==> flow/design.v <==
module divfreq(clk, rst, clk1kHz);
input clk;
input rst;
output clk1kHz;
reg [20:0]count;
reg clk1kHz_q;
assign clk1kHz = (count >= 21'd24) && !clk1kHz_q;
always @(posedge clk)begin
	if (rst) begin
		count <= 0;
		clk1kHz_q <= 0;
	end else if(count < 24)begin
		count <= count + 1'd1;
	end else begin
		clk1kHz_q <= !clk1kHz_q;
		count <= 0;
	end
end
endmodule
module divfreq20(clk, rst, clk20Hz);
input clk;
input rst;
output clk20Hz;
reg [20:0]count20;
reg clk20Hz_q;
assign clk20Hz = (count20 >= 21'd249) && !clk20Hz_q;
always @(posedge clk)begin
	if (rst) begin
		count20 <= 0;
		clk20Hz_q <= 0;
	end else if(count20 < 249)begin
		count20 <= count20 + 1'd1;
	end else begin
		clk20Hz_q <= !clk20Hz_q;
		count20 <= 0;
	end
end
endmodule
module Barrido_filas(clk, rst, clk20Hz, fil);
	input clk;
	input rst;
	input clk20Hz;
	output reg [3:0] fil;
	reg [1:0] contador;
	always @(posedge clk) begin
		if (rst) begin
			contador <= 'b0;
			fil <= 'b0000;
		end else if (clk20Hz) begin
			case(contador)
				'b00: fil <= 'b1000;
				'b01: fil <= 'b0100;
				'b10: fil <= 'b0010;
				'b11: fil <= 'b0001;
			endcase
			contador <= contador + 'b1;
		end
	end
endmodule
module Comparador_col(clk, rst, fil, col, tecla);
	input clk;
	input rst;
	input [3:0]fil;
	input [3:0]col;
	output reg [3:0] tecla;
	reg [3:0] tecla_q;
	always @(*) begin
		tecla = tecla_q;
		if(col == 'b1000)begin  
			case(fil)
				'b1000: tecla = 'd15;
				'b0100: tecla = 'd1;
				'b0010: tecla = 'd4;
				'b0001: tecla = 'd7;
			default: tecla = 'd15;
			endcase
		end if (col == 'b0100)begin  
			case(fil)
				'b1000: tecla = 'd0;
				'b0100: tecla = 'd2;
				'b0010: tecla = 'd5;
				'b0001: tecla = 'd8;
			default: tecla = 'd15;
			endcase
		end if (col == 'b0010)begin  
			case(fil)
				'b1000: tecla = 'd14;
				'b0100: tecla = 'd3;
				'b0010: tecla = 'd6;
				'b0001: tecla = 'd9;
			default: tecla = 'd15;
			endcase
		end if (col == 'b0001)begin  
			case(fil)
				'b1000: tecla = 'd13;
				'b0100: tecla = 'd10;
				'b0010: tecla = 'd11;
				'b0001: tecla = 'd12;
			default: tecla = 'd15;
			endcase
		end
	end
	always @(posedge clk) begin
		if (rst) tecla_q <= 'd15;
		else tecla_q <= tecla;
	end
endmodule
module Conversor(tecla, CSseg);
	input [3:0] tecla;
	output reg [6:0] CSseg;
	parameter segmin = 7'b1111110;  
	parameter segplus = 7'b1101100;  
	parameter segdiv = 7'b1011011;  
	parameter segmult = 7'b1001000;  
	parameter seg0 = 7'b0000001;  
	parameter seg1 = 7'b1001111;  
	parameter seg2 = 7'b0010010;  
	parameter seg3 = 7'b0000110;  
	parameter seg4 = 7'b1001100;  
	parameter seg5 = 7'b0100100;  
	parameter seg6 = 7'b0100000;  
	parameter seg7 = 7'b0001111;  
	parameter seg8 = 7'b0000000;  
	parameter seg9 = 7'b0000100;  
	parameter segA = 7'b0001000;  
	parameter segb = 7'b1100000;  
	parameter segC = 7'b0110001;  
	parameter segd = 7'b1000010;  
	parameter segE = 7'b0110000;  
	parameter segF = 7'b0111000;  
	parameter sego = 7'b1100010;  
	parameter segh = 7'b1101000;  
	parameter segeq = 7'b1110110;  
	parameter nul = 7'b1111111; 
	always @(*)begin
			case(tecla)
				4'b0000: CSseg = seg0;
				4'b0001: CSseg = seg1;
				4'b0010: CSseg = seg2;
				4'b0011: CSseg = seg3;
				4'b0100: CSseg = seg4;
				4'b0101: CSseg = seg5;
				4'b0110: CSseg = seg6;
				4'b0111: CSseg = seg7;
				4'b1000: CSseg = seg8;
				4'b1001: CSseg = seg9;
				4'b1010: CSseg = segplus;
				4'b1011: CSseg = segmin;
				4'b1100: CSseg = segmult;
				4'b1101: CSseg = segdiv;
				4'b1110: CSseg = segeq;
				4'b1111: CSseg = nul;
			endcase
	end
endmodule
module Barrido_displays(clk, rst, btn, btnres, CSseg, clk1kHz, dres, signo_resultado, Sseg, anodos, Ssegnum1, Ssegnum2, operador, signo1);
	input clk;
	input rst;
	input btn;
	input btnres;
	input [6:0] CSseg;
	input clk1kHz;
	input [23:0] dres;
	input [1:0] signo_resultado;
	output reg [6:0] Sseg;
	output reg [7:0] anodos;
	output reg [20:0] Ssegnum1;
	output reg [20:0] Ssegnum2;
	output reg [6:0] operador;
	output reg [6:0] signo1;	
	reg [6:0] Sseg0;
	reg [6:0] Sseg1;
	reg [6:0] Sseg2;
	reg [6:0] Sseg3;
	reg [6:0] Sseg4;
	reg [6:0] Sseg5;
	reg [6:0] Sseg6;
	reg [6:0] Sseg7;
	parameter segmin = 7'b1111110;  
	parameter segplus = 7'b1101100;  
	parameter segdiv = 7'b1011011;  
	parameter segmult = 7'b1001000;  
	parameter seg0 = 7'b0000001;  
	parameter seg1 = 7'b1001111;  
	parameter seg2 = 7'b0010010;  
	parameter seg3 = 7'b0000110;  
	parameter seg4 = 7'b1001100;  
	parameter seg5 = 7'b0100100;  
	parameter seg6 = 7'b0100000;  
	parameter seg7 = 7'b0001111;  
	parameter seg8 = 7'b0000000;  
	parameter seg9 = 7'b0000100;  
	parameter segeq = 7'b1110110;  
	parameter nul = 7'b1111111; 
	reg [2:0]contadorbar;
	reg btnON;
	reg btnresON;
	reg estado;
	reg [2:0]posdisplay;
	always @(posedge clk) begin
	if (rst) begin
		contadorbar = 3'b0;
		Sseg0 = nul;
		Sseg1 = nul;
		Sseg2 = nul;
		Sseg3 = nul;
		Sseg4 = nul;
		Sseg5 = nul;
		Sseg6 = nul;
		Sseg7 = nul;
		btnON = 1'b0;
		btnresON = 'b0;
		estado = 'b0;
		posdisplay = 'b0;
		anodos <= 8'b11111111;
		Sseg <= nul;
		Ssegnum1 <= {nul, nul, nul};
		Ssegnum2 <= {nul, nul, nul};
		signo1 <= nul;
		operador <= nul;
	end else if (clk1kHz) begin
		if (btnres == 'b0 && btnresON == 'b0)begin
			estado = ~estado;
			btnresON = 'b1;
		end
		if (btnres == 'b1) begin
			btnresON = 'b0;
		end
		contadorbar = contadorbar + 1'b1;
		case(contadorbar)
			3'b000: begin anodos <= 8'b11111110; Sseg <= Sseg0; end
			3'b001: begin anodos <= 8'b11111101; Sseg <= Sseg1; end
			3'b010: begin anodos <= 8'b11111011; Sseg <= Sseg2; end
			3'b011: begin anodos <= 8'b11110111; Sseg <= Sseg3; end
			3'b100: begin anodos <= 8'b11101111; Sseg <= Sseg4; end
			3'b101: begin anodos <= 8'b11011111; Sseg <= Sseg5; end
			3'b110: begin anodos <= 8'b10111111; Sseg <= Sseg6; end
			3'b111: begin anodos <= 8'b01111111; Sseg <= Sseg7; end
		endcase
		if (estado == 0)begin
		if (btn == 'b0 && btnON == 'b0)begin
			posdisplay = posdisplay + 'b1;
			btnON = 'b1;
		end
		if (btn == 'b1) begin
			btnON = 'b0;
		end
		case(posdisplay)
			3'b000: Sseg7 = CSseg;
			3'b001: Sseg6 = CSseg;
			3'b010: Sseg5 = CSseg;
			3'b011: Sseg4 = CSseg;
			3'b100: Sseg3 = CSseg;
			3'b101: Sseg2 = CSseg;
			3'b110: Sseg1 = CSseg;
			3'b111: Sseg0 = CSseg;
		endcase 
		Ssegnum1 <= {Sseg6, Sseg5, Sseg4};
		Ssegnum2 <= {Sseg2, Sseg1, Sseg0};
		signo1 <= Sseg7;
		operador <= Sseg3;
		end
		if (estado == 1) begin
			if(signo_resultado == 2)begin
			Sseg0 = 7'b0110001;  
			Sseg1 = seg0;	 
			Sseg2 = 7'b0110001;	 
			Sseg3 = 7'b0110001;	 
			Sseg4 = 7'b0110000;	 
			Sseg5 = nul;
			Sseg6 = nul;
			Sseg7 = nul;
			end else begin
			case(dres[3:0])
				4'b0000: Sseg0 = seg0;
				4'b0001: Sseg0 = seg1;
				4'b0010: Sseg0 = seg2;
				4'b0011: Sseg0 = seg3;
				4'b0100: Sseg0 = seg4;
				4'b0101: Sseg0 = seg5;
				4'b0110: Sseg0 = seg6;
				4'b0111: Sseg0 = seg7;
				4'b1000: Sseg0 = seg8;
				4'b1001: Sseg0 = seg9;
				default: Sseg0 = nul;
			endcase
			case(dres[7:4])
				4'b0000: Sseg1 = seg0;
				4'b0001: Sseg1 = seg1;
				4'b0010: Sseg1 = seg2;
				4'b0011: Sseg1 = seg3;
				4'b0100: Sseg1 = seg4;
				4'b0101: Sseg1 = seg5;
				4'b0110: Sseg1 = seg6;
				4'b0111: Sseg1 = seg7;
				4'b1000: Sseg1 = seg8;
				4'b1001: Sseg1 = seg9;
				default: Sseg1 = nul;
			endcase
			case(dres[11:8])
				4'b0000: Sseg2 = seg0;
				4'b0001: Sseg2 = seg1;
				4'b0010: Sseg2 = seg2;
				4'b0011: Sseg2 = seg3;
				4'b0100: Sseg2 = seg4;
				4'b0101: Sseg2 = seg5;
				4'b0110: Sseg2 = seg6;
				4'b0111: Sseg2 = seg7;
				4'b1000: Sseg2 = seg8;
				4'b1001: Sseg2 = seg9;
				default: Sseg2 = nul;
			endcase
			case(dres[15:12])
				4'b0000: Sseg3 = seg0;
				4'b0001: Sseg3 = seg1;
				4'b0010: Sseg3 = seg2;
				4'b0011: Sseg3 = seg3;
				4'b0100: Sseg3 = seg4;
				4'b0101: Sseg3 = seg5;
				4'b0110: Sseg3 = seg6;
				4'b0111: Sseg3 = seg7;
				4'b1000: Sseg3 = seg8;
				4'b1001: Sseg3 = seg9;
				default: Sseg3 = nul;
			endcase
			case(dres[19:16])
				4'b0000: Sseg4 = seg0;
				4'b0001: Sseg4 = seg1;
				4'b0010: Sseg4 = seg2;
				4'b0011: Sseg4 = seg3;
				4'b0100: Sseg4 = seg4;
				4'b0101: Sseg4 = seg5;
				4'b0110: Sseg4 = seg6;
				4'b0111: Sseg4 = seg7;
				4'b1000: Sseg4 = seg8;
				4'b1001: Sseg4 = seg9;
				default: Sseg4 = nul;
			endcase
			case(dres[23:20])
				4'b0000: Sseg5 = seg0;
				4'b0001: Sseg5 = seg1;
				4'b0010: Sseg5 = seg2;
				4'b0011: Sseg5 = seg3;
				4'b0100: Sseg5 = seg4;
				4'b0101: Sseg5 = seg5;
				4'b0110: Sseg5 = seg6;
				4'b0111: Sseg5 = seg7;
				4'b1000: Sseg5 = seg8;
				4'b1001: Sseg5 = seg9;
				default: Sseg5 = nul;
			endcase
			if(signo_resultado == 0) begin
				Sseg6 = nul;
				Sseg7 = nul;
			end else begin 
				Sseg6 = segmin;
				Sseg7 = nul;
			end
			end		
		end
	end
	end
endmodule
module Ssegtobin (clk, rst, Ssegnum1, Ssegnum2, signo1, operador, num1, num2, sig1, oper);
	input clk;
	input rst;
	input [20:0] Ssegnum1;
	input [20:0] Ssegnum2;
	input [6:0] signo1;
	input [6:0] operador;
	output reg [9:0] num1;
	output reg [9:0] num2;
	output reg sig1;
	output reg [1:0] oper;
	reg [3:0] digit11;
	reg [3:0] digit12;
	reg [3:0] digit13;
	reg [3:0] digit21;
	reg [3:0] digit22;
	reg [3:0] digit23;
	parameter [6:0] segmin = 7'b1111110;  
	parameter [6:0] segplus = 7'b1101100;  
	parameter [6:0] segdiv = 7'b1011011;  
	parameter [6:0] segmult = 7'b1001000;  
	parameter [6:0] seg0 = 7'b0000001;  
	parameter [6:0] seg1 = 7'b1001111;  
	parameter [6:0] seg2 = 7'b0010010;  
	parameter [6:0] seg3 = 7'b0000110;  
	parameter [6:0] seg4 = 7'b1001100;  
	parameter [6:0] seg5 = 7'b0100100;  
	parameter [6:0] seg6 = 7'b0100000;  
	parameter [6:0] seg7 = 7'b0001111;  
	parameter [6:0] seg8 = 7'b0000000;  
	parameter [6:0] seg9 = 7'b0000100;  
	parameter [6:0] nul = 7'b1111111; 
	reg [3:0] digit11_q;
	reg [3:0] digit12_q;
	reg [3:0] digit13_q;
	reg [3:0] digit21_q;
	reg [3:0] digit22_q;
	reg [3:0] digit23_q;
	reg [1:0] oper_q;
	always @(posedge clk) begin
		if (rst) begin
			digit11_q <= 'b0;
			digit12_q <= 'b0;
			digit13_q <= 'b0;
			digit21_q <= 'b0;
			digit22_q <= 'b0;
			digit23_q <= 'b0;
			oper_q <= 'b0;
		end else begin
			digit11_q <= digit11;
			digit12_q <= digit12;
			digit13_q <= digit13;
			digit21_q <= digit21;
			digit22_q <= digit22;
			digit23_q <= digit23;
			oper_q <= oper;
		end
	end
	always @(*)begin
		digit11 = digit11_q;
		digit12 = digit12_q;
		digit13 = digit13_q;
		digit21 = digit21_q;
		digit22 = digit22_q;
		digit23 = digit23_q;
		oper = oper_q;
		case(Ssegnum1[6:0])
			seg0: digit13 = 'd0;
			seg1: digit13 = 'd1;
			seg2: digit13 = 'd2;
			seg3: digit13 = 'd3;
			seg4: digit13 = 'd4;
			seg5: digit13 = 'd5;
			seg6: digit13 = 'd6;
			seg7: digit13 = 'd7;
			seg8: digit13 = 'd8;
			seg9: digit13 = 'd9;
			default: ;
		endcase
		case(Ssegnum1[13:7])
			seg0: digit12 = 'd0;
			seg1: digit12 = 'd1;
			seg2: digit12 = 'd2;
			seg3: digit12 = 'd3;
			seg4: digit12 = 'd4;
			seg5: digit12 = 'd5;
			seg6: digit12 = 'd6;
			seg7: digit12 = 'd7;
			seg8: digit12 = 'd8;
			seg9: digit12 = 'd9;
			default: ;
		endcase
		case(Ssegnum1[20:14])
			seg0: digit11 = 'd0;
			seg1: digit11 = 'd1;
			seg2: digit11 = 'd2;
			seg3: digit11 = 'd3;
			seg4: digit11 = 'd4;
			seg5: digit11 = 'd5;
			seg6: digit11 = 'd6;
			seg7: digit11 = 'd7;
			seg8: digit11 = 'd8;
			seg9: digit11 = 'd9;
			default: ;
		endcase
		case(Ssegnum2[6:0])
			seg0: digit23 = 'd0;
			seg1: digit23 = 'd1;
			seg2: digit23 = 'd2;
			seg3: digit23 = 'd3;
			seg4: digit23 = 'd4;
			seg5: digit23 = 'd5;
			seg6: digit23 = 'd6;
			seg7: digit23 = 'd7;
			seg8: digit23 = 'd8;
			seg9: digit23 = 'd9;
			default: ;
		endcase
		case(Ssegnum2[13:7])
			seg0: digit22 = 'd0;
			seg1: digit22 = 'd1;
			seg2: digit22 = 'd2;
			seg3: digit22 = 'd3;
			seg4: digit22 = 'd4;
			seg5: digit22 = 'd5;
			seg6: digit22 = 'd6;
			seg7: digit22 = 'd7;
			seg8: digit22 = 'd8;
			seg9: digit22 = 'd9;
			default: ;
		endcase
		case(Ssegnum2[20:14])
			seg0: digit21 = 'd0;
			seg1: digit21 = 'd1;
			seg2: digit21 = 'd2;
			seg3: digit21 = 'd3;
			seg4: digit21 = 'd4;
			seg5: digit21 = 'd5;
			seg6: digit21 = 'd6;
			seg7: digit21 = 'd7;
			seg8: digit21 = 'd8;
			seg9: digit21 = 'd9;
			default: ;
		endcase
		case(operador)
			segplus: oper = 'd0;
			segmin:  oper = 'd1;
			segmult: oper = 'd2;
			segdiv:  oper = 'd3;
			default: ;
		endcase
		sig1 = (signo1 == nul) ? 'd0:'d1;
		num1 = (digit11 * 'd100) + (digit12 * 'd10) + digit13;
		num2 = (digit21 * 'd100) + (digit22 * 'd10) + digit23;
	end
endmodule
module Operacion (num1, num2, sig1, oper, resultado, signo_resultado);
	input [9:0]num1;
	input [9:0]num2;
	input sig1;
	input [1:0]oper;
	output reg [19:0] resultado;
	output reg [1:0] signo_resultado;
	always @(*)begin
		resultado = 'd0;
		signo_resultado = 'd0;
		case(oper)
			'd0: begin	if (sig1 == 0) begin  
						resultado = num1 + num2;
						signo_resultado = 'd0;
					end else begin
						if (num1 > num2)begin
							resultado = num1 - num2;
							signo_resultado = 'd1;
						end else begin
							resultado = num2 - num1;
							signo_resultado = 'd0;
						end
					end
				end
			'd1: begin	if (sig1 == 1) begin  
						resultado = num1 + num2;
						signo_resultado = 'd1;
					end else begin
						if (num2 > num1)begin
							resultado = num2 - num1;
							signo_resultado = 'd1;
						end else begin
							resultado = num1 - num2;
							signo_resultado = 'd0;
						end
					end
				end
			'd2: begin resultado = num1*num2;
							if (sig1 == 0) begin  
								signo_resultado = 'd0;
							end else signo_resultado = 'd1;
			end
			'd3: begin if(num2 != 0 && num1 % num2 == 0) begin  
								resultado = num1/num2;
								if (sig1 == 0) begin  
									signo_resultado = 'd0;
								end else signo_resultado = 'd1;	
							end else signo_resultado = 'd2;
			end
		endcase
	end
endmodule
module Digitos_result (resultado, dres);
	input [19:0] resultado;
	output reg [23:0] dres;
	integer i;
	reg [43:0] sh;
	always @(*)begin
		sh = {24'd0, resultado};
		for (i = 0; i < 20; i = i + 1) begin
			if (sh[23:20] >= 5) sh[23:20] = sh[23:20] + 4'd3;
			if (sh[27:24] >= 5) sh[27:24] = sh[27:24] + 4'd3;
			if (sh[31:28] >= 5) sh[31:28] = sh[31:28] + 4'd3;
			if (sh[35:32] >= 5) sh[35:32] = sh[35:32] + 4'd3;
			if (sh[39:36] >= 5) sh[39:36] = sh[39:36] + 4'd3;
			if (sh[43:40] >= 5) sh[43:40] = sh[43:40] + 4'd3;
			sh = sh << 1;
		end
		dres = sh[43:20];
	end
endmodule
module Calculator2_0(clk, rst, col, btn, btnres, fil, Sseg, anodos);
	input clk;
	input rst;
	input [3:0] col;
	input btn;
	input btnres;
	output [3:0] fil;
	output [6:0] Sseg;
	output [7:0] anodos;
	wire clk1kHz;
	wire clk20Hz;
	wire [3:0]tecla;
	wire [20:0] Ssegnum1;
	wire [20:0] Ssegnum2;
	wire [6:0] signo1;
	wire [6:0] operador;
	wire [9:0] num1;
	wire [9:0] num2;
	wire sig1;
	wire [1:0] oper;
	wire [19:0] resultado;
	wire [1:0] signo_resultado;
	wire [23:0] dres;
	wire [6:0] CSseg;
	divfreq div(clk, rst, clk1kHz);
	divfreq20 div20(clk, rst, clk20Hz);
	Barrido_filas barfil(clk, rst, clk20Hz, fil);
	Comparador_col comp(clk, rst, fil, col, tecla);
	Conversor print(tecla, CSseg);
	Barrido_displays bardisp(clk, rst, btn, btnres, CSseg, clk1kHz, dres, signo_resultado, Sseg, anodos, Ssegnum1, Ssegnum2, operador, signo1);
	Ssegtobin convsegtobin(clk, rst, Ssegnum1, Ssegnum2, signo1, operador, num1, num2, sig1, oper);
	Operacion op(num1, num2, sig1, oper, resultado, signo_resultado);
	Digitos_result digres(resultado, dres);
endmodule
# From RTL to reports: Calculator2_0
# The steps from the RTL of Calculator2_0 to its reports follow in flow order.
# Line numbers count from 1 in the design file above.
# Operators: Yosys type, input widths -> output width; for muxes data width and select width s.
# Library cell names are shortened.
# A cell with n/a has no value.
[setup]
design = "Calculator2_0"
clk_port = "clk"
cell_library = "sky130hd"
corner = "tt_025C_1v80"

# Elaborated design
# Yosys after proc, flatten, opt, wreduce and memory -nomap, before mapping. Memory bits, and registers merged into a memory's read port (data or address), are not among the register bits. Print and check cells are not counted.
# Yosys's memory passes give these memory sizes; they may raise the number of words (mostly to a power of two), join words into wider ones and drop unused or constant bits.
[bits]
register_bits = 216
in_bits = 8
mem_bits_rw = 0
mem_count = 7
latch_bits = 0
clocked_rd_ports_x_width = 0
romBits = 784
[op_classes]
n_mux = 166
reduce_and_logical = 35
add_sub_neg = 111
cmp = 105
multipliers = 5
equal = 88
div = 2
n_shift = 0
bitwise = 8
[memory_table]
columns = ["name", "size", "width", "read_ports", "write_ports", "line_no", "rtl"]
rows = [
  ["(no name shown)", 16, 7, 1, 0, 274, "case(dres[3:0])"],
  ["(no name shown)", 16, 7, 1, 0, 287, "case(dres[7:4])"],
  ["(no name shown)", 16, 7, 1, 0, 300, "case(dres[11:8])"],
  ["(no name shown)", 16, 7, 1, 0, 313, "case(dres[15:12])"],
  ["(no name shown)", 16, 7, 1, 0, 326, "case(dres[19:16])"],
  ["(no name shown)", 16, 7, 1, 0, 339, "case(dres[23:20])"],
]
# Memories not listed: 1.
[op_table]
columns = ["cell", "count"]
rows = [
  ["$ge 4x3->1 const B", 93],
  ["$mux 4", 86],
  ["$mod 10x10->32", 1],
  ["$add 4x2->4 const B", 80],
  ["$pmux 4 s10", 6],
  ["$div 10x10->20", 1],
  ["$mul 10x10->20", 1],
  ["$eq 7x7->1 const B", 17],
  ["$pmux 7 s2", 8],
  ["$mux 7", 15],
  ["$mux 20", 5],
  ["$eq 7x3->1 const B", 12],
  ["$eq 7x6->1 const B", 12],
  ["$pmux 20 s4", 1],
  ["$mul 4x5->8 const B", 2],
  ["$pmux 8 s8", 1],
  ["$mux 3", 21],
  ["$reduce_or 7->1", 8],
  ["$pmux 7 s8", 1],
  ["$pmux 4 s4", 3],
  ["$add 21x1->21 const B", 2],
  ["$mul 4x3->7 const B", 2],
  ["$eq 7x1->1 const B", 6],
  ["$eq 7x4->1 const B", 6],
  ["$eq 7x5->1 const B", 6],
  ["$logic_not 7->1", 6],
  ["$add 3x2->3 const B", 13],
  ["$logic_not 32->1", 1],
]
# Not listed: further kinds 39, cells in them 104.

# Longest topological paths
# Yosys ltp: most cells in a row. Word level: on the elaborated netlist, between registers, memories and ports. Mapped: between sequential cells and ports; inverters and the memories' decode and read muxes count.
[logic_depth]
depth_word = 48
abc_area = 0
depth_mapped = 578
ltp_nobuf = 541

# Synthesis result
# Yosys stat after the flow's synthesis: flattened, memories mapped to cells. It holds for the ABC_AREA given above (unset counts as 0); a run with the other value may have another netlist.
# The area totals of this step are shown rounded.
[mapped]
cell_count = 7700
flip_flops = 288
sequential_area_um2 = 5800
buffers = 261
synth_area_um2 = 57000
[types]
columns = ["cell_type", "count", "type_area_um2"]
rows = [
  ["ha_1", 680, 8508.16],
  ["dfxtp_1", 288, 5765.53],
  ["nand2_1", 838, 3.15E+03],
  ["nor2_1", 706, 2.65E+03],
  ["a21oi_1", 498, 2492.39],
  ["o21a_1", 301, 2.26E+03],
  ["nor3_1", 433, 2.17E+03],
  ["o31ai_1", 232, 1741.67],
  ["xnor2_1", 197, 1.73E+03],
  ["fa_1", 76, 1.52E+03],
  ["inv_1", 360, 1.35E+03],
  ["o21ai_0", 234, 1.17E+03],
  ["mux2_2", 93, 1.05E+03],
  ["mux2i_1", 105, 1.05E+03],
  ["nand3_1", 183, 915.878],
  ["xor2_1", 101, 884.598],
  ["a211oi_1", 110, 825.792],
  ["o211ai_1", 98, 735.706],
]
# Other cell types: 175; their cells: 2167.
# The figures by module come from a second, unflattened synthesis with its own total; it is not the netlist above.
[hier_totals]
cells_unflattened = 7736
hier_area_um2 = 57000
# Each row is one instance without its submodules.
[modules]
columns = ["mod", "area_um2", "cells", "seq_area_um2", "instances"]
rows = [
  ["Operacion", 32000, 4559, 0.0, 1],
  ["Digitos_result", 9100, 1332, 0.0, 1],
  ["Barrido_displays", 7800, 902, 2700, 1],
  ["Ssegtobin", 5900, 695, 1600, 1],
  ["divfreq20", 720, 61, 440, 1],
  ["divfreq", 640, 48, 440, 1],
  ["Comparador_col", 630, 86, 80, 1],
  ["Barrido_filas", 270, 25, 120, 1],
  ["Conversor", 250, 28, 0.0, 1],
  ["Calculator2_0", 0.0, 0, 0.0, 1],
]

# Path before layout
# Source: OpenSTA report_checks on the synthesized netlist (no wires, ideal clock, input and output delay 20% of the period each), path of least setup slack; recovery checks are left aside. Register names are those of the netlist, which keeps one name where synthesis merged equal registers.
[synth_path]
kind = "flip-flop to flip-flop"
startpoint = "register bardisp.Ssegnum2[12]"
endpoint = "register bardisp.Sseg3[2]"
launch_ps = 0
required_ps = 109926
period_ps = 110000
setup_slack_ps = 5333
path_buffers = 40
path_delay_ps = 104667
t_arrival_ps = 104593
stages = 547
synth_period_reached_ps = 104667
# "path_delay_ps" = arrival - input delay + setup time.
# "stages" counts driving pins, that of a launching flip-flop among them; a cell with two outputs on the path counts twice.
# "synth_period_reached_ps" is the clock period less the worst setup slack; recovery checks do not enter. This is arithmetic on one report: input and output delays are still those of the set period (20% each).
# Between the ends stands the longest chain of elaborated cells between them, by number of cells; it is not shown to be the way that was timed. Of several equally long chains one is given.
# Each line given opens the expression or statement behind the cell; cells for indexed reads and writes are added by Yosys, which also makes memories of some case tables.
# The chain passes a memory read, where the word-level depth is cut; so it can be longer than that depth.
# A register here has more assigning lines than the two given.
[synth_via]
cell_sequence = "dfxtp_1 > or3_1 > nor2_1 > nand3_1 > o21ai_0 > or3_1 > nor2b_1 > clkbuf_1 > mux2i_1 > ha_1 > fa_1 > fa_1 > clkbuf_1 > inv_1 > ha_1 > o21ai_0 > o2bb2ai_1 > mux2_2 > [511 not listed] > o31a_1 > o21ai_0 > and2_1 > ha_1 > or4_1 > a311oi_2 > or2_1 > clkbuf_4 > ha_1 > inv_1 > a21oi_1 > o21ai_0 > o21ai_1 > inv_1 > ha_1 > o221a_1 > o21a_1 > a31oi_1"
elab_chain_len = 51
cells_between = 233
cone_classes = "add/sub: 69; mul: 2; div: 2; compare: 66; eq/ne: 10; mux: 79; reduce/logical: 4; memory: 1"
[synth_lines]
columns = ["item", "line_no", "rtl"]
rows = [
  ["from (decl)", 168, "output reg [20:0] Ssegnum2;"],
  ["from (assign)", 218, "Ssegnum2 <= {nul, nul, nul};"],
  ["from (assign)", 259, "Ssegnum2 <= {Sseg2, Sseg1, Sseg0};"],
  ["$eq 7x3->1", 482, "case(Ssegnum2[13:7])"],
  ["$pmux 4 s10", 482, ""],
  ["$mul 4x3->7", 517, "num2 = (digit21 * 'd100) + (digit22 * 'd10) + digit23;"],
  ["$add 10x10->10", 517, ""],
  ["$add 10x4->10", 517, ""],
  ["$mod 10x10->32", 562, "'d3: begin if(num2 != 0 && num1 % num2 == 0) begin"],
  ["$logic_not 32->1", 562, ""],
  ["[37 not listed]", "n/a", ""],
  ["$add 4x2->4", 581, "if (sh[27:24] >= 5) sh[27:24] = sh[27:24] + 4'd3;"],
  ["$mux 4", 581, ""],
  ["$add 4x2->4", 582, "if (sh[31:28] >= 5) sh[31:28] = sh[31:28] + 4'd3;"],
  ["$mux 4", 582, ""],
  ["$mem_v2 16x7", 313, "case(dres[15:12])"],
  ["$mux 7", 264, "if(signo_resultado == 2)begin"],
  ["$mux 7", 263, "if (estado == 1) begin"],
  ["to (assign)", 253, "3'b100: Sseg3 = CSseg;"],
  ["to (assign)", 314, "4'b0000: Sseg3 = seg0;"],
  ["to (decl)", 174, "reg [6:0] Sseg3;"],
]

# Timing after layout
# Path of least setup slack in the final report of flow run B (OpenROAD, finished layout, wires in). Where an end is a register, its clock arrival counts in the times.
# The report prints the path's times to 10 ps; the period is as set.
[layout_path]
kind = "flip-flop to flip-flop"
startpoint = "register bardisp.Ssegnum2[13]"
endpoint = "register bardisp.Sseg3[0]"
path_buffers = 14
launch_ps = 540
stages = 509
period_ps = 110000
setup_slack_ps = 10870
required_ps = 110440
t_arrival_ps = 99570
# Between the ends stands the longest chain of elaborated cells between them, by number of cells; it is not shown to be the way that was timed. Of several equally long chains one is given.
# The chain passes a memory read, where the word-level depth is cut; so it can be longer than that depth.
# A register here has more assigning lines than the two given.
[layout_via]
cell_sequence = "dfxtp_4 > or3_4 > nor2_1 > nand3_1 > o21ai_0 > or3_4 > nor2b_4 > mux2i_2 > ha_1 > fa_1 > fa_1 > buf_12 > inv_2 > ha_1 > o21ai_0 > o2bb2ai_2 > mux2_2 > and3_1 > [473 not listed] > o2bb2ai_2 > ha_1 > inv_1 > and4_2 > o311a_1 > or2_4 > a21oi_2 > xor2_2 > inv_2 > ha_1 > or4_1 > a311oi_2 > or2_4 > ha_1 > o2111a_1 > or3_1 > a21oi_1 > o211ai_1"
elab_chain_len = 51
cells_between = 233
cone_classes = "add/sub: 69; mul: 2; div: 2; compare: 66; eq/ne: 10; mux: 79; reduce/logical: 4; memory: 1"
[layout_lines]
columns = ["item", "line_no", "rtl"]
rows = [
  ["from (decl)", 168, "output reg [20:0] Ssegnum2;"],
  ["from (assign)", 218, "Ssegnum2 <= {nul, nul, nul};"],
  ["from (assign)", 259, "Ssegnum2 <= {Sseg2, Sseg1, Sseg0};"],
  ["$eq 7x3->1", 482, "case(Ssegnum2[13:7])"],
  ["$pmux 4 s10", 482, ""],
  ["$mul 4x3->7", 517, "num2 = (digit21 * 'd100) + (digit22 * 'd10) + digit23;"],
  ["$add 10x10->10", 517, ""],
  ["$add 10x4->10", 517, ""],
  ["$mod 10x10->32", 562, "'d3: begin if(num2 != 0 && num1 % num2 == 0) begin"],
  ["$logic_not 32->1", 562, ""],
  ["[37 not listed]", "n/a", ""],
  ["$add 4x2->4", 581, "if (sh[27:24] >= 5) sh[27:24] = sh[27:24] + 4'd3;"],
  ["$mux 4", 581, ""],
  ["$add 4x2->4", 582, "if (sh[31:28] >= 5) sh[31:28] = sh[31:28] + 4'd3;"],
  ["$mux 4", 582, ""],
  ["$mem_v2 16x7", 313, "case(dres[15:12])"],
  ["$mux 7", 264, "if(signo_resultado == 2)begin"],
  ["$mux 7", 263, "if (estado == 1) begin"],
  ["to (assign)", 253, "3'b100: Sseg3 = CSseg;"],
  ["to (assign)", 314, "4'b0000: Sseg3 = seg0;"],
  ["to (decl)", 174, "reg [6:0] Sseg3;"],
]

# Measured data: module Calculator2_0, platform sky130hd, 5 stored runs of the flow under differing settings, order arbitrary. Input and output delays are each 20% of the period that was set; the output load is 0.01 pF.
# "timing.achieved_period_ps": clock period set for the run, less the worst setup slack. It is reckoned from that one timing run; input and output delays stay at 20% of the period that was set.
# "critical_path_time_ps" is the time allowed to the run's worst setup path (the clock period less input and output delay, where it has them) less its slack. Clock arrival times count: a late capture clock shortens it, a late launch clock lengthens it.
# "critical_path_time_ps" is known to 10 ps.
# The measured numbers are rounded.

[[run]]
name = "flow run A"
[run.settings]
ABC_AREA = 1
CAP_MARGIN = 15
CELL_PAD_IN_SITES_GLOBAL_PLACEMENT = 3
CORE_ASPECT_RATIO = 0.62
CORE_MARGIN = 6
CORE_UTILIZATION = 41
GPL_ROUTABILITY_DRIVEN = 1
MAX_ROUTING_LAYER = "met5"
MIN_ROUTING_LAYER = "met2"
PLACE_DENSITY = 0.37
SETUP_SLACK_MARGIN = -2.0
SLEW_MARGIN = 20
TNS_END_PERCENT = 95
period_ns = 115.0
[run.results]
outcome = "did not finish, placement stopped with GPL-0301"

[[run]]
name = "flow run B"
[run.settings]
CTS_CLUSTER_DIAMETER = 219
CTS_CLUSTER_SIZE = 60
SETUP_SLACK_MARGIN = 5.0
period_ns = 110.0
CAP_MARGIN = 20
CORE_MARGIN = 2
CORE_UTILIZATION = 40
SLEW_MARGIN = 20
[run.results]
post_synth_area_um2 = 57000
design.die.area_um2 = 150000
post_route_stdcell_area_um2 = 62000
layout_utilization_pct = 44
ws_setup_ps = 11000
tns_setup_ps = 0
ws_hold_ps = 470
timing.achieved_period_ps = 99132
critical_path_time_ps = 99130
path_kind = "flip-flop to flip-flop"

[[run]]
name = "flow run C"
[run.settings]
CORE_UTILIZATION = 40
period_ns = 105.0
CAP_MARGIN = 20
CORE_MARGIN = 2
SLEW_MARGIN = 20
[run.results]
post_synth_area_um2 = 57000
design.die.area_um2 = 150000
post_route_stdcell_area_um2 = 63000
layout_utilization_pct = 44
ws_setup_ps = 6000
tns_setup_ps = 0
ws_hold_ps = 450
timing.achieved_period_ps = 98987
critical_path_time_ps = 98990
path_kind = "flip-flop to flip-flop"

[[run]]
name = "flow run D"
[run.settings]
CORE_UTILIZATION = 40
period_ns = 157.0
CAP_MARGIN = 20
CORE_MARGIN = 2
SLEW_MARGIN = 20
[run.results]
post_synth_area_um2 = 57000
design.die.area_um2 = 150000
post_route_stdcell_area_um2 = 60000
layout_utilization_pct = 43
ws_setup_ps = 39000
tns_setup_ps = 0
ws_hold_ps = 450
timing.achieved_period_ps = 117519
critical_path_time_ps = 117520
path_kind = "flip-flop to flip-flop"

[[run]]
name = "flow run E"
[run.settings]
CAP_MARGIN = 15
CELL_PAD_IN_SITES_GLOBAL_PLACEMENT = 3
CORE_ASPECT_RATIO = 0.62
CORE_MARGIN = 6
CORE_UTILIZATION = 41
GPL_ROUTABILITY_DRIVEN = 1
MAX_ROUTING_LAYER = "met4"
MIN_ROUTING_LAYER = "met1"
PLACE_DENSITY_LB_ADDON = 0.01
SETUP_SLACK_MARGIN = 5.0
SLEW_MARGIN = 5
TNS_END_PERCENT = 95
period_ns = 115.0
[run.results]
post_synth_area_um2 = 57000
design.die.area_um2 = 150000
post_route_stdcell_area_um2 = 62000
layout_utilization_pct = 45
ws_setup_ps = 11000
tns_setup_ps = 0
ws_hold_ps = 460
timing.achieved_period_ps = 103833
critical_path_time_ps = 103830
path_kind = "flip-flop to flip-flop"
